==> flow/design.v <==
module qmult #(
    parameter N = 16,
    parameter Q = 10
)(
    input signed [N-1:0] a,
    input signed [N-1:0] b,
    output signed [N-1:0] out
);
    wire signed [2*N-1:0] temp;
    assign temp = a * b;
    assign out = temp[Q+N-1 : Q]; 
endmodule
module leaky_relu_layer #(
    parameter DATA_WIDTH = 16
)(
    input  wire clk,
    input  wire rst_n,
    input  wire valid_in,
    input  wire signed [DATA_WIDTH-1:0] data_in,
    output reg  valid_out,
    output reg  signed [DATA_WIDTH-1:0] data_out
);
    wire signed [DATA_WIDTH-1:0] val_shift_3;
    wire signed [DATA_WIDTH-1:0] val_shift_4;
    wire signed [DATA_WIDTH-1:0] val_shift_6;
    wire signed [DATA_WIDTH-1:0] neg_result;
    assign val_shift_3 = data_in >>> 3;  
    assign val_shift_4 = data_in >>> 4;  
    assign val_shift_6 = data_in >>> 6;  
    assign neg_result = val_shift_3 + val_shift_4 + val_shift_6;
    always @(posedge clk or negedge rst_n) begin
        if (!rst_n) begin
            valid_out <= 0;
            data_out  <= 0;
        end 
        else if (valid_in) begin
            valid_out <= 1;
            if (data_in >= 0) begin
                data_out <= data_in;
            end else begin
                data_out <= neg_result;
            end
        end 
        else begin
            valid_out <= 0;
        end
    end
endmodule
module upsample_layer_2d #(
    parameter IN_WIDTH   = 14, 
    parameter DATA_WIDTH = 16
)(
    input  wire clk, rst_n,
    input  wire valid_in,
    input  wire signed [DATA_WIDTH-1:0] data_in,
    output wire ready_in, 
    input  wire ready_out, 
    output reg  valid_out,
    output reg  signed [DATA_WIDTH-1:0] data_out
);
    localparam OUT_WIDTH = IN_WIDTH * 2;
    localparam S_READ_PIXEL  = 0;
    localparam S_EMIT_H_ZERO = 1; 
    localparam S_EMIT_V_ROW  = 2;
    reg [1:0] state;
    reg [15:0] col_cnt; 
    reg [15:0] row_cnt; 
    assign ready_in = (state == S_READ_PIXEL) && ready_out && (!valid_out || ready_out);
    always @(posedge clk or negedge rst_n) begin
        if (!rst_n) begin
            state <= S_READ_PIXEL;
            valid_out <= 0; data_out <= 0;
            col_cnt <= 0; row_cnt <= 0;
        end else begin
            if (valid_out && !ready_out) begin
                valid_out <= 1; 
            end else begin
                valid_out <= 0;  
                case (state)
                    S_READ_PIXEL: begin
                        if (valid_in && ready_out) begin
                            valid_out <= 1;
                            data_out  <= data_in;
                            state     <= S_EMIT_H_ZERO;
                        end
                    end
                    S_EMIT_H_ZERO: begin
                        if (ready_out) begin 
                            valid_out <= 1;
                            data_out  <= 0;
                            if (col_cnt == IN_WIDTH - 1) begin
                                col_cnt <= 0;
                                state   <= S_EMIT_V_ROW;
                            end else begin
                                col_cnt <= col_cnt + 1;
                                state   <= S_READ_PIXEL;
                            end
                        end
                    end
                    S_EMIT_V_ROW: begin
                        if (ready_out) begin
                            valid_out <= 1;
                            data_out  <= 0;
                            if (row_cnt == OUT_WIDTH - 1) begin
                                row_cnt <= 0;
                                state   <= S_READ_PIXEL;
                            end else begin
                                row_cnt <= row_cnt + 1;
                            end
                        end
                    end
                endcase
            end
        end
    end
endmodule
module zero_pad_layer #(
    parameter DATA_WIDTH = 16,
    parameter IMG_WIDTH  = 14,    
    parameter IMG_HEIGHT = 14,    
    parameter PAD_TOP    = 1,
    parameter PAD_BOTTOM = 2,
    parameter PAD_LEFT   = 1,
    parameter PAD_RIGHT  = 2
)(
    input  wire clk, rst_n,
    input  wire valid_in,
    input  wire signed [DATA_WIDTH-1:0] data_in,
    output wire ready_in,
    input  wire ready_out,
    output reg  valid_out,
    output reg  signed [DATA_WIDTH-1:0] data_out
);
    localparam TOTAL_WIDTH  = PAD_LEFT + IMG_WIDTH + PAD_RIGHT;
    localparam TOTAL_HEIGHT = PAD_TOP + IMG_HEIGHT + PAD_BOTTOM;
    reg [15:0] out_x;
    reg [15:0] out_y;
    reg frame_done; 
    reg [11:0] flush_cnt; 
    localparam FLUSH_CYCLES = 1024; 
    wire region_active_x = (out_x >= PAD_LEFT) && (out_x < PAD_LEFT + IMG_WIDTH);
    wire region_active_y = (out_y >= PAD_TOP)  && (out_y < PAD_TOP + IMG_HEIGHT);
    wire inside_content  = region_active_x && region_active_y;
    always @(*) begin
        if (frame_done) begin
            valid_out = 1'b0;
            data_out  = 0;
        end 
        else if (inside_content) begin
            valid_out = valid_in;
            data_out  = data_in;
        end else begin
            valid_out = 1'b1; 
            data_out  = {DATA_WIDTH{1'b0}};
        end
    end
    assign ready_in = !frame_done && (flush_cnt == 0) && inside_content && ready_out;
    wire fire_out = valid_out && ready_out;
    always @(posedge clk or negedge rst_n) begin
        if (!rst_n) begin
            out_x <= 0; out_y <= 0; frame_done <= 0; flush_cnt <= 0;
        end else begin
            if (flush_cnt > 0) begin
                if (fire_out) begin
                    if (flush_cnt == FLUSH_CYCLES) frame_done <= 1;
                    else flush_cnt <= flush_cnt + 1;
                end
            end
            else if (fire_out) begin
                if (out_x == TOTAL_WIDTH - 1) begin
                    out_x <= 0;
                    if (out_y == TOTAL_HEIGHT - 1) flush_cnt <= 1; 
                    else out_y <= out_y + 1;
                end else out_x <= out_x + 1;
            end
        end
    end
endmodule
module conv2d_4x4_layer #(
    parameter IMG_WIDTH  = 16,
    parameter DATA_WIDTH = 16
)(
    input  wire clk,
    input  wire rst_n,
    input  wire valid_in,
    input  wire signed [DATA_WIDTH-1:0] data_in,
    input  wire signed [DATA_WIDTH-1:0] w0, w1, w2, w3,
    input  wire signed [DATA_WIDTH-1:0] w4, w5, w6, w7,
    input  wire signed [DATA_WIDTH-1:0] w8, w9, w10, w11,
    input  wire signed [DATA_WIDTH-1:0] w12, w13, w14, w15,
    input  wire signed [DATA_WIDTH-1:0] bias,
    output reg  valid_out,
    output reg  signed [DATA_WIDTH-1:0] data_out
);
    reg signed [DATA_WIDTH-1:0] line_buff_0 [0:IMG_WIDTH-1];
    reg signed [DATA_WIDTH-1:0] line_buff_1 [0:IMG_WIDTH-1];
    reg signed [DATA_WIDTH-1:0] line_buff_2 [0:IMG_WIDTH-1];
    reg signed [DATA_WIDTH-1:0] win [0:15]; 
    wire signed [DATA_WIDTH-1:0] p[0:15]; 
    wire signed [DATA_WIDTH-1:0] sum;
    reg [9:0] x_cnt, y_cnt;
    integer i;
    qmult m0 (win[15], w0,  p[0]);
    qmult m1 (win[14], w1,  p[1]);
    qmult m2 (win[13], w2,  p[2]);
    qmult m3 (win[12], w3,  p[3]);
    qmult m4 (win[11], w4,  p[4]);
    qmult m5 (win[10], w5,  p[5]);
    qmult m6 (win[9],  w6,  p[6]);
    qmult m7 (win[8],  w7,  p[7]);
    qmult m8 (win[7],  w8,  p[8]);
    qmult m9 (win[6],  w9,  p[9]);
    qmult m10(win[5],  w10, p[10]);
    qmult m11(win[4],  w11, p[11]);
    qmult m12(win[3],  w12, p[12]);
    qmult m13(win[2],  w13, p[13]);
    qmult m14(win[1],  w14, p[14]);
    qmult m15(win[0],  w15, p[15]);
    assign sum = p[0] + p[1] + p[2] + p[3] + 
                 p[4] + p[5] + p[6] + p[7] + 
                 p[8] + p[9] + p[10] + p[11] +
                 p[12] + p[13] + p[14] + p[15] + bias;
    reg valid_req;
    always @(posedge clk or negedge rst_n) begin
        if (!rst_n) begin
            valid_req <= 0;
            valid_out <= 0;
            data_out  <= 0;
            x_cnt <= 0;
            y_cnt <= 0;
            for (i = 0; i < IMG_WIDTH; i = i + 1) begin
                line_buff_0[i] <= 0;
                line_buff_1[i] <= 0;
                line_buff_2[i] <= 0;
            end
            for (i = 0; i < 16; i = i + 1) begin
                win[i] <= 0;
            end
        end 
        else if (valid_in) begin
            line_buff_0[0] <= data_in;
            line_buff_1[0] <= line_buff_0[IMG_WIDTH-1];
            line_buff_2[0] <= line_buff_1[IMG_WIDTH-1];
            for (i = 1; i < IMG_WIDTH; i = i + 1) begin
                line_buff_0[i] <= line_buff_0[i-1];
                line_buff_1[i] <= line_buff_1[i-1];
                line_buff_2[i] <= line_buff_2[i-1];
            end
            win[0] <= data_in; 
            win[1] <= win[0]; win[2] <= win[1]; win[3] <= win[2];
            win[4] <= line_buff_0[IMG_WIDTH-1];
            win[5] <= win[4]; win[6] <= win[5]; win[7] <= win[6];
            win[8] <= line_buff_1[IMG_WIDTH-1];
            win[9] <= win[8]; win[10] <= win[9]; win[11] <= win[10];
            win[12] <= line_buff_2[IMG_WIDTH-1];
            win[13] <= win[12]; win[14] <= win[13]; win[15] <= win[14];
            if (x_cnt == IMG_WIDTH-1) begin
                x_cnt <= 0;
                y_cnt <= y_cnt + 1;
            end else begin
                x_cnt <= x_cnt + 1;
            end
            if (y_cnt >= 3 && x_cnt >= 3) 
                valid_req <= 1;
            else
                valid_req <= 0;
            valid_out <= valid_req;
            data_out  <= sum;
        end
        else begin
            valid_out <= valid_req;
            data_out  <= sum;
            valid_req <= 0;
        end
    end
endmodule
module trans_conv2d_padded_layer #(
    parameter IN_WIDTH   = 7,
    parameter DATA_WIDTH = 16,
    parameter PAD_TOP    = 1,
    parameter PAD_BOTTOM = 2,
    parameter PAD_LEFT   = 1,
    parameter PAD_RIGHT  = 2
)(
    input  wire clk, rst_n,
    input  wire valid_in,
    input  wire signed [DATA_WIDTH-1:0] data_in,
    output wire ready_out, 
    input  wire signed [DATA_WIDTH-1:0] w0,w1,w2,w3,w4,w5,w6,w7,
    input  wire signed [DATA_WIDTH-1:0] w8,w9,w10,w11,w12,w13,w14,w15,
    input  wire signed [DATA_WIDTH-1:0] bias,
    output wire valid_out,
    output wire signed [DATA_WIDTH-1:0] data_out
);
    wire up_valid, up_ready;
    wire signed [DATA_WIDTH-1:0] up_data;
    upsample_layer_2d #(
        .IN_WIDTH(IN_WIDTH), 
        .DATA_WIDTH(DATA_WIDTH)
    ) upsample_inst (
        .clk(clk), .rst_n(rst_n),
        .valid_in(valid_in), .data_in(data_in), .ready_in(ready_out),
        .ready_out(up_ready), .valid_out(up_valid), .data_out(up_data)
    );
    wire pad_valid, pad_ready;
    wire signed [DATA_WIDTH-1:0] pad_data;
    zero_pad_layer #(
        .DATA_WIDTH(DATA_WIDTH),
        .IMG_WIDTH(IN_WIDTH * 2),    
        .IMG_HEIGHT(IN_WIDTH * 2),   
        .PAD_TOP(PAD_TOP), .PAD_BOTTOM(PAD_BOTTOM),
        .PAD_LEFT(PAD_LEFT), .PAD_RIGHT(PAD_RIGHT)
    ) pad_inst (
        .clk(clk), .rst_n(rst_n),
        .valid_in(up_valid), .data_in(up_data), .ready_in(up_ready),
        .ready_out(pad_ready), .valid_out(pad_valid), .data_out(pad_data)
    );
    localparam CONV_IN_WIDTH = (IN_WIDTH * 2) + PAD_LEFT + PAD_RIGHT;
    conv2d_4x4_layer #(
        .IMG_WIDTH(CONV_IN_WIDTH), 
        .DATA_WIDTH(DATA_WIDTH)
    ) conv_inst (
        .clk(clk), .rst_n(rst_n),
        .valid_in(pad_valid), .data_in(pad_data), 
        .w0(w0), .w1(w1), .w2(w2), .w3(w3), .w4(w4), .w5(w5), .w6(w6), .w7(w7),
        .w8(w8), .w9(w9), .w10(w10), .w11(w11), .w12(w12), .w13(w13), .w14(w14), .w15(w15),
        .bias(bias),
        .valid_out(valid_out), .data_out(data_out)
    );
    assign pad_ready = 1'b1; 
endmodule
module w_dec2 #(parameter DATA_WIDTH=16)(
    output wire signed [DATA_WIDTH-1:0] w0, output wire signed [DATA_WIDTH-1:0] w1, output wire signed [DATA_WIDTH-1:0] w2, output wire signed [DATA_WIDTH-1:0] w3, output wire signed [DATA_WIDTH-1:0] w4, output wire signed [DATA_WIDTH-1:0] w5, output wire signed [DATA_WIDTH-1:0] w6, output wire signed [DATA_WIDTH-1:0] w7, output wire signed [DATA_WIDTH-1:0] w8, output wire signed [DATA_WIDTH-1:0] w9, output wire signed [DATA_WIDTH-1:0] w10, output wire signed [DATA_WIDTH-1:0] w11, output wire signed [DATA_WIDTH-1:0] w12, output wire signed [DATA_WIDTH-1:0] w13, output wire signed [DATA_WIDTH-1:0] w14, output wire signed [DATA_WIDTH-1:0] w15, output wire signed [DATA_WIDTH-1:0] bias
);
    assign w0 = 16'h0114;  
    assign w1 = 16'h0108;  
    assign w2 = 16'h00ee;  
    assign w3 = 16'h00fa;  
    assign w4 = 16'h00e9;  
    assign w5 = 16'h00dd;  
    assign w6 = 16'h00cf;  
    assign w7 = 16'h00d9;  
    assign w8 = 16'h00ed;  
    assign w9 = 16'h00d6;  
    assign w10 = 16'h00e7;  
    assign w11 = 16'h00f3;  
    assign w12 = 16'h010e;  
    assign w13 = 16'h00fa;  
    assign w14 = 16'h0104;  
    assign w15 = 16'h0106;  
    assign bias = 16'h0001;  
endmodule
module figan_upconv #(
    parameter DATA_WIDTH = 16
)(
    input  wire clk,
    input  wire rst_n,
    input  wire valid_in,
    input  wire signed [DATA_WIDTH-1:0] data_in,
    output wire ready_out,
    output wire valid_out,
    output wire signed [DATA_WIDTH-1:0] data_out
);
    wire signed [DATA_WIDTH-1:0] w_d2 [0:15]; wire signed [DATA_WIDTH-1:0] b_d2;
    w_dec2 w_d2_inst (.w0(w_d2[0]), .w1(w_d2[1]), .w2(w_d2[2]), .w3(w_d2[3]), .w4(w_d2[4]), .w5(w_d2[5]), .w6(w_d2[6]), .w7(w_d2[7]), .w8(w_d2[8]), .w9(w_d2[9]), .w10(w_d2[10]), .w11(w_d2[11]), .w12(w_d2[12]), .w13(w_d2[13]), .w14(w_d2[14]), .w15(w_d2[15]), .bias(b_d2));
    wire val_d2; wire signed [DATA_WIDTH-1:0] dat_d2;
    trans_conv2d_padded_layer #(
        .IN_WIDTH(14), .DATA_WIDTH(DATA_WIDTH),
        .PAD_TOP(2), .PAD_BOTTOM(3),
        .PAD_LEFT(2), .PAD_RIGHT(3)
    ) dec2 (
        .clk(clk), .rst_n(rst_n), .valid_in(valid_in), .data_in(data_in), .ready_out(ready_out),
        .w0(w_d2[0]), .w1(w_d2[1]), .w2(w_d2[2]), .w3(w_d2[3]), .w4(w_d2[4]), .w5(w_d2[5]), .w6(w_d2[6]), .w7(w_d2[7]), .w8(w_d2[8]), .w9(w_d2[9]), .w10(w_d2[10]), .w11(w_d2[11]), .w12(w_d2[12]), .w13(w_d2[13]), .w14(w_d2[14]), .w15(w_d2[15]), .bias(b_d2), .valid_out(val_d2), .data_out(dat_d2)
    );
    leaky_relu_layer #(.DATA_WIDTH(DATA_WIDTH)) act_d2 (.clk(clk), .rst_n(rst_n), .valid_in(val_d2), .data_in(dat_d2), .valid_out(valid_out), .data_out(data_out));
endmodule
## From RTL to reports: figan_upconv

The steps from the RTL of figan_upconv to its reports follow in flow order.
Lines are those of the file above, counted from 1.
Cell names lack the library's common part.
The mark - stands for no value.

| design | value |
|---|---|
| top module | figan_upconv |
| clock | clk |
| library | sky130hd |
| timing corner | tt_025C_1v80 |

## Word-level counts

Counts by Yosys on the flattened word-level netlist (proc, flatten, opt, wreduce). Print and check cells are left out. Cells with the same type and inputs are merged into one.

| storage and ports | value |
|---|---|
| flip-flop bits (word level) | 1799 |
| bits of input ports | 19 |
| output and inout bits | 18 |
| word-level cells | 245 |

| cells by class | value |
|---|---|
| add/sub/neg operators | 25 |
| multipliers | 16 |
| magnitude comparators | 8 |
| eq/ne operators | 14 |
| multiplexer cells | 31 |
| bitwise logic cells | 3 |
| reduce/logical cells | 29 |

Operators by type and width:

| cell | count |
|---|---|
| 16-bit by 9-bit multiplier with 25-bit output (second input constant) | 9 |
| 16-bit by 8-bit multiplier with 24-bit output (second input constant) | 6 |
| 16-bit by 15-bit adder with 16-bit output | 11 |
| 16-bit by 7-bit multiplier with 23-bit output (second input constant) | 1 |
| 16-bit 2-to-1 mux | 8 |
| 12-bit 2-to-1 mux | 6 |
| 16-bit by 1-bit adder with 16-bit output (second input constant) | 4 |
| 16-bit adder | 4 |
| 16-bit by 2-bit >= comparator with 1-bit output (second input constant) | 2 |
| 16-bit by 5-bit < comparator with 1-bit output (second input constant) | 2 |
| 16-bit by 6-bit == test with 1-bit output (second input constant) | 2 |
| 16-bit parallel mux with 2-bit select | 1 |
| 10-bit by 1-bit adder with 10-bit output (second input constant) | 2 |
| 10-bit by 2-bit >= comparator with 1-bit output (second input constant) | 2 |
| 16-bit by 1-bit >= comparator with 1-bit output (second input constant) | 1 |
| 16-bit by 2-bit adder with 16-bit output (second input constant) | 1 |
| 16-bit by 4-bit == test with 1-bit output (second input constant) | 1 |
| 16-bit by 5-bit == test with 1-bit output (second input constant) | 1 |
| 14-bit by 10-bit adder with 15-bit output | 1 |
| 13-bit by 12-bit adder with 14-bit output | 1 |
| 12-bit by 1-bit adder with 12-bit output (second input constant) | 1 |
| 12-bit by 1-bit greater-than comparator with 1-bit output (second input constant) | 1 |
| 12-bit by 11-bit == test with 1-bit output (second input constant) | 1 |
| 12-bit logical NOT | 1 |
| 4-bit AND reduction | 3 |
| 1-bit logical AND | 10 |
| 10-bit by 6-bit == test with 1-bit output (second input constant) | 1 |
| 2-bit != test (second input constant) | 5 |

Other operator kinds: 18; their cells: 37.

## Depth

Depth = most cells in a row (Yosys ltp): at word level without a register or memory, in the mapped netlist without a sequential cell, where the memories' decode and read muxes count.

| depth | value |
|---|---|
| word-level depth | 17 |
| ABC_AREA | 0 |
| depth in mapped cells | 41 |
| mapped depth without buffers | 41 |

## After synthesis

Source: synth_stat.txt of the flow (Yosys; design flattened, memories mapped). It holds for the ABC_AREA given above (unset counts as 0); a run with the other value may have another netlist.

Cell types:

| type | count | area in all (um^2) |
|---|---|---|
| dfrtp_1 | 1799 | 4.5E+04 |
| nand2_1 | 4770 | 1.79E+04 |
| fa_1 | 839 | 1.68E+04 |
| ha_1 | 965 | 1.21E+04 |
| inv_1 | 1570 | 5.89E+03 |
| xnor2_1 | 225 | 1970.64 |
| o21ai_0 | 240 | 1.2E+03 |
| xor2_1 | 106 | 928.39 |
| clkbuf_1 | 220 | 825.792 |
| buf_2 | 157 | 785.754 |
| nor2_1 | 203 | 761.981 |
| a21oi_1 | 137 | 685.658 |
| a21o_1 | 57 | 427.91 |
| nor3_1 | 66 | 330.317 |
| o21a_1 | 43 | 322.81 |
| nand3_1 | 58 | 290.278 |
| nor2b_1 | 36 | 225.216 |
| nand4_1 | 31 | 193.936 |

Other cell types: 67; their cells: 358.

| mapped netlist | value |
|---|---|
| cells in the netlist | 11880 |
| cell area after synthesis | 109428.7 um^2 |
| sequential area | 45044.5 um^2 |
| flip-flops | 1800 |
| buffers | 381 |

By module: a second synthesis without flattening, with its own total; a netlist apart from the flattened one above.

| unflattened totals | value |
|---|---|
| cells (unflattened synthesis) | 19706 |
| area (unflattened synthesis) | 205362.0 um^2 |

Rows give one instance, submodules left out.

By module:

| module | instances | cells | area (um^2) | sequential area (um^2) |
|---|---|---|---|---|
| qmult | 16 | 910 | 8029.0 | 0.0 |
| conv2d_4x4_layer | 1 | 4218 | 68444.4 | 42190.5 |
| zero_pad_layer | 1 | 268 | 2581.2 | 1126.1 |
| upsample_layer_2d | 1 | 231 | 2354.8 | 1302.5 |
| w_dec2 | 1 | 274 | 2049.5 | 0.0 |
| leaky_relu_layer (DATA_WIDTH=16) | 1 | 154 | 1465.2 | 425.4 |
| trans_conv2d_padded_layer | 1 | 1 | 3.8 | 0.0 |
| figan_upconv | 1 | 0 | 0.0 | 0.0 |

## Path before layout

OpenSTA on the mapped netlist: ideal clock, no wires. The path of least setup slack (recovery checks aside). Input and output delay are each 20% of the period. Register names are those of the netlist, which keeps one name where synthesis merged equal registers.

| timing path post-synthesis | value |
|---|---|
| path type | reg2reg |
| start | reg (name not given) |
| end | reg dec2.conv_inst.data_out[15] |
| clock period | 13.0 ns |
| setup time | 0.136 ns |
| time at the first pin | 0.000 ns |
| arrival | 9.625 ns |
| required time | 12.864 ns |
| slack | 3.239 ns |
| delay of the path | 9.761 ns |
| stages on the path | 41 |
| path buffers | 0 |
| period reached after synthesis | 9.761 ns |

"delay of the path" is the arrival time less input delay plus setup time.
"stages on the path" counts driving pins, that of a launching flip-flop among them; a cell with two outputs on the path counts twice.
"period reached after synthesis" is the clock period less the worst setup slack; recovery checks do not enter. This is arithmetic on one report: input and output delays are still those of the set period (20% each).
Between the ends stands the longest chain of elaborated cells between them, by number of cells; it is not shown to be the way that was timed. Of several equally long chains one is given.
A line is the first line of the expression or statement that the cell stems from. Yosys adds cells for indexed reads and writes and turns some case tables into memories.
A register here has more assigning lines than the two given.

| on the way, post-synthesis | value |
|---|---|
| cell sequence | dfrtp_1 inv_1 fa_1 inv_1 ha_1 ha_1 inv_1 fa_1 inv_1 ha_1 a41o_1 a21o_1 a2111oi_4 o21bai_2 a2111oi_4 a21oi_1 a21o_1 a21o_1 (+5 left out) fa_1 fa_1 fa_1 inv_1 fa_1 inv_1 ha_1 o21ai_0 nand2_1 a31oi_1 nor2b_1 o21a_1 nor4_1 nor3_1 a31o_2 xnor3_1 xnor3_1 xor3_1 |
| cells in the longest elaborated chain | 12 |
| elaborated cells on any way between the ends | 12 |
| source lines of those cells | 2 |
| classes of those cells | 11 x add/sub; 1 x mul |

Ends and longest elaborated chain, post-synthesis:

| element | RTL line | text |
|---|---|---|
| 16-bit by 9-bit multiplier with 25-bit output | 10 | `assign temp = a * b;` |
| 16-bit by 15-bit adder with 16-bit output x6 | 219 | `assign sum = p[0] + p[1] + p[2] + p[3] +` |
| 16-bit adder | 219 |  |
| 16-bit by 15-bit adder with 16-bit output | 219 |  |
| 16-bit adder x2 | 219 |  |
| 16-bit by 2-bit adder with 16-bit output | 219 |  |
| end, assigned | 268 | `data_out  <= sum;` |
| end, assigned | 272 | `data_out  <= sum;` |
| end, declared | 193 | `output reg  signed [DATA_WIDTH-1:0] data_out` |

## Worst path after layout

Path of least setup slack in the final report of record 1 (OpenROAD, finished layout, wires in). Where an end is a register, its clock arrival counts in the times.

| timing path post-layout | value |
|---|---|
| path type | reg2reg |
| start | reg dec2.conv_inst.win[12][2] |
| end | reg dec2.conv_inst.data_out[15] |
| clock period | 8.15 ns |
| setup time | 0.13 ns |
| time at the first pin | 0.90 ns |
| arrival | 10.74 ns |
| required time | 8.88 ns |
| slack | -1.86 ns |
| stages on the path | 39 |
| path buffers | 1 |

Between the ends stands the longest chain of elaborated cells between them, by number of cells; it is not shown to be the way that was timed. Of several equally long chains one is given.
A register here has more assigning lines than the two given.

| on the way, post-layout | value |
|---|---|
| cell sequence | dfrtp_2 fa_1 ha_1 ha_1 inv_1 fa_1 inv_1 ha_1 and3_1 a31o_1 a21o_1 a2111o_1 a31oi_4 o21ai_4 o311a_1 o21a_1 buf_4 nor3_4 (+3 left out) fa_2 fa_1 fa_1 inv_2 fa_1 inv_2 ha_4 nor3_2 o21ai_2 a31oi_4 nor2b_1 o21a_1 nor4_2 nor3_1 a31o_2 xnor3_1 xnor3_1 xor3_1 |
| cells in the longest elaborated chain | 15 |
| elaborated cells on any way between the ends | 15 |
| source lines of those cells | 2 |
| classes of those cells | 14 x add/sub; 1 x mul |

Ends and longest elaborated chain, post-layout:

| element | RTL line | text |
|---|---|---|
| start, declared | 198 | `reg signed [DATA_WIDTH-1:0] win [0:15];` |
| start, assigned | 237 | `win[i] <= 0;` |
| start, assigned | 255 | `win[12] <= line_buff_2[IMG_WIDTH-1];` |
| 16-bit by 8-bit multiplier with 24-bit output | 10 | `assign temp = a * b;` |
| 16-bit by 15-bit adder with 16-bit output x9 | 219 | `assign sum = p[0] + p[1] + p[2] + p[3] +` |
| 16-bit adder | 219 |  |
| 16-bit by 15-bit adder with 16-bit output | 219 |  |
| 16-bit adder x2 | 219 |  |
| 16-bit by 2-bit adder with 16-bit output | 219 |  |
| end, assigned | 268 | `data_out  <= sum;` |
| end, assigned | 272 | `data_out  <= sum;` |
| end, declared | 193 | `output reg  signed [DATA_WIDTH-1:0] data_out` |

Ticket comment

Top module figan_upconv; platform sky130hd; tools Yosys and OpenROAD; 5 stored runs in no particular order. Input and output delays are each 20% of the period that was set; the output load is 0.01 pF.
"overall power": no workload was simulated; the value follows from the tool's default switching activity.

#### Record 1

| setting | value |
|---|---|
| CAP_MARGIN | `15` |
| CORE_MARGIN | `9` |
| CORE_UTILIZATION | `36` |
| CTS_CLUSTER_DIAMETER | `37` |
| CTS_CLUSTER_SIZE | `55` |
| GPL_ROUTABILITY_DRIVEN | `0` |
| GPL_TIMING_DRIVEN | `1` |
| MAX_ROUTING_LAYER | `met5` |
| MIN_ROUTING_LAYER | `met2` |
| PLACE_DENSITY_LB_ADDON | `0.11` |
| SETUP_SLACK_MARGIN | `-0.22` |
| TNS_END_PERCENT | `10` |
| period_ns | `8.15` |
| SLEW_MARGIN | `20` |

| result | value |
|---|---|
| Yosys chip area after synthesis | 109428.7 um^2 |
| area of the die | 324142.0 um^2 |
| worst slack on setup checks | -1.861 ns |
| overall power | 24.673 mW |
| post-route utilization | 44.6 % |
| worst hold slack | 0.347 ns |
| summed negative setup slack | -11.069 ns |

#### Record 2

| setting | value |
|---|---|
| SETUP_SLACK_MARGIN | `-0.34` |
| period_ns | `10.9` |
| CAP_MARGIN | `20` |
| CORE_MARGIN | `2` |
| CORE_UTILIZATION | `40` |
| SLEW_MARGIN | `20` |

| result | value |
|---|---|
| Yosys chip area after synthesis | 109428.7 um^2 |
| area of the die | 277771.0 um^2 |
| worst slack on setup checks | 0.523 ns |
| overall power | 13.784 mW |
| post-route utilization | 44.0 % |
| worst hold slack | 0.349 ns |
| summed negative setup slack | 0.000 ns |

#### Record 3

| setting | value |
|---|---|
| CORE_MARGIN | `7` |
| CORE_UTILIZATION | `59` |
| GPL_ROUTABILITY_DRIVEN | `1` |
| MAX_ROUTING_LAYER | `met5` |
| PLACE_DENSITY | `0.78` |
| SLEW_MARGIN | `15` |
| TNS_END_PERCENT | `100` |
| period_ns | `8.49` |
| CAP_MARGIN | `20` |

| result | value |
|---|---|
| Yosys chip area after synthesis | 109428.7 um^2 |
| area of the die | 197727.0 um^2 |
| worst slack on setup checks | -1.397 ns |
| overall power | 17.154 mW |
| post-route utilization | 68.4 % |
| worst hold slack | 0.351 ns |
| summed negative setup slack | -7.180 ns |

#### Record 4

| setting | value |
|---|---|
| CAP_MARGIN | `5` |
| CELL_PAD_IN_SITES_GLOBAL_PLACEMENT | `0` |
| CORE_MARGIN | `5` |
| CORE_UTILIZATION | `38` |
| GPL_ROUTABILITY_DRIVEN | `1` |
| MAX_ROUTING_LAYER | `met4` |
| SLEW_MARGIN | `15` |
| period_ns | `10.7` |

| result | value |
|---|---|
| Yosys chip area after synthesis | 109428.7 um^2 |
| area of the die | 298804.0 um^2 |
| worst slack on setup checks | 0.452 ns |
| overall power | 14.143 mW |
| post-route utilization | 42.0 % |
| worst hold slack | 0.347 ns |
| summed negative setup slack | 0.000 ns |

#### Record 5

| setting | value |
|---|---|
| ABC_AREA | `1` |
| CAP_MARGIN | `20` |
| CORE_MARGIN | `6` |
| CTS_CLUSTER_DIAMETER | `332` |
| CTS_CLUSTER_SIZE | `23` |
| GPL_TIMING_DRIVEN | `0` |
| MAX_ROUTING_LAYER | `met4` |
| MIN_ROUTING_LAYER | `met2` |
| PLACE_DENSITY_LB_ADDON | `0.06` |
| period_ns | `13.0` |
| CORE_UTILIZATION | `40` |
| SLEW_MARGIN | `20` |

| result | value |
|---|---|
| Yosys chip area after synthesis | 111997.4 um^2 |
| area of the die | 292838.0 um^2 |
| worst slack on setup checks | 1.935 ns |
| overall power | 9.031 mW |
| post-route utilization | 43.5 % |
| worst hold slack | 0.451 ns |
| summed negative setup slack | 0.000 ns |
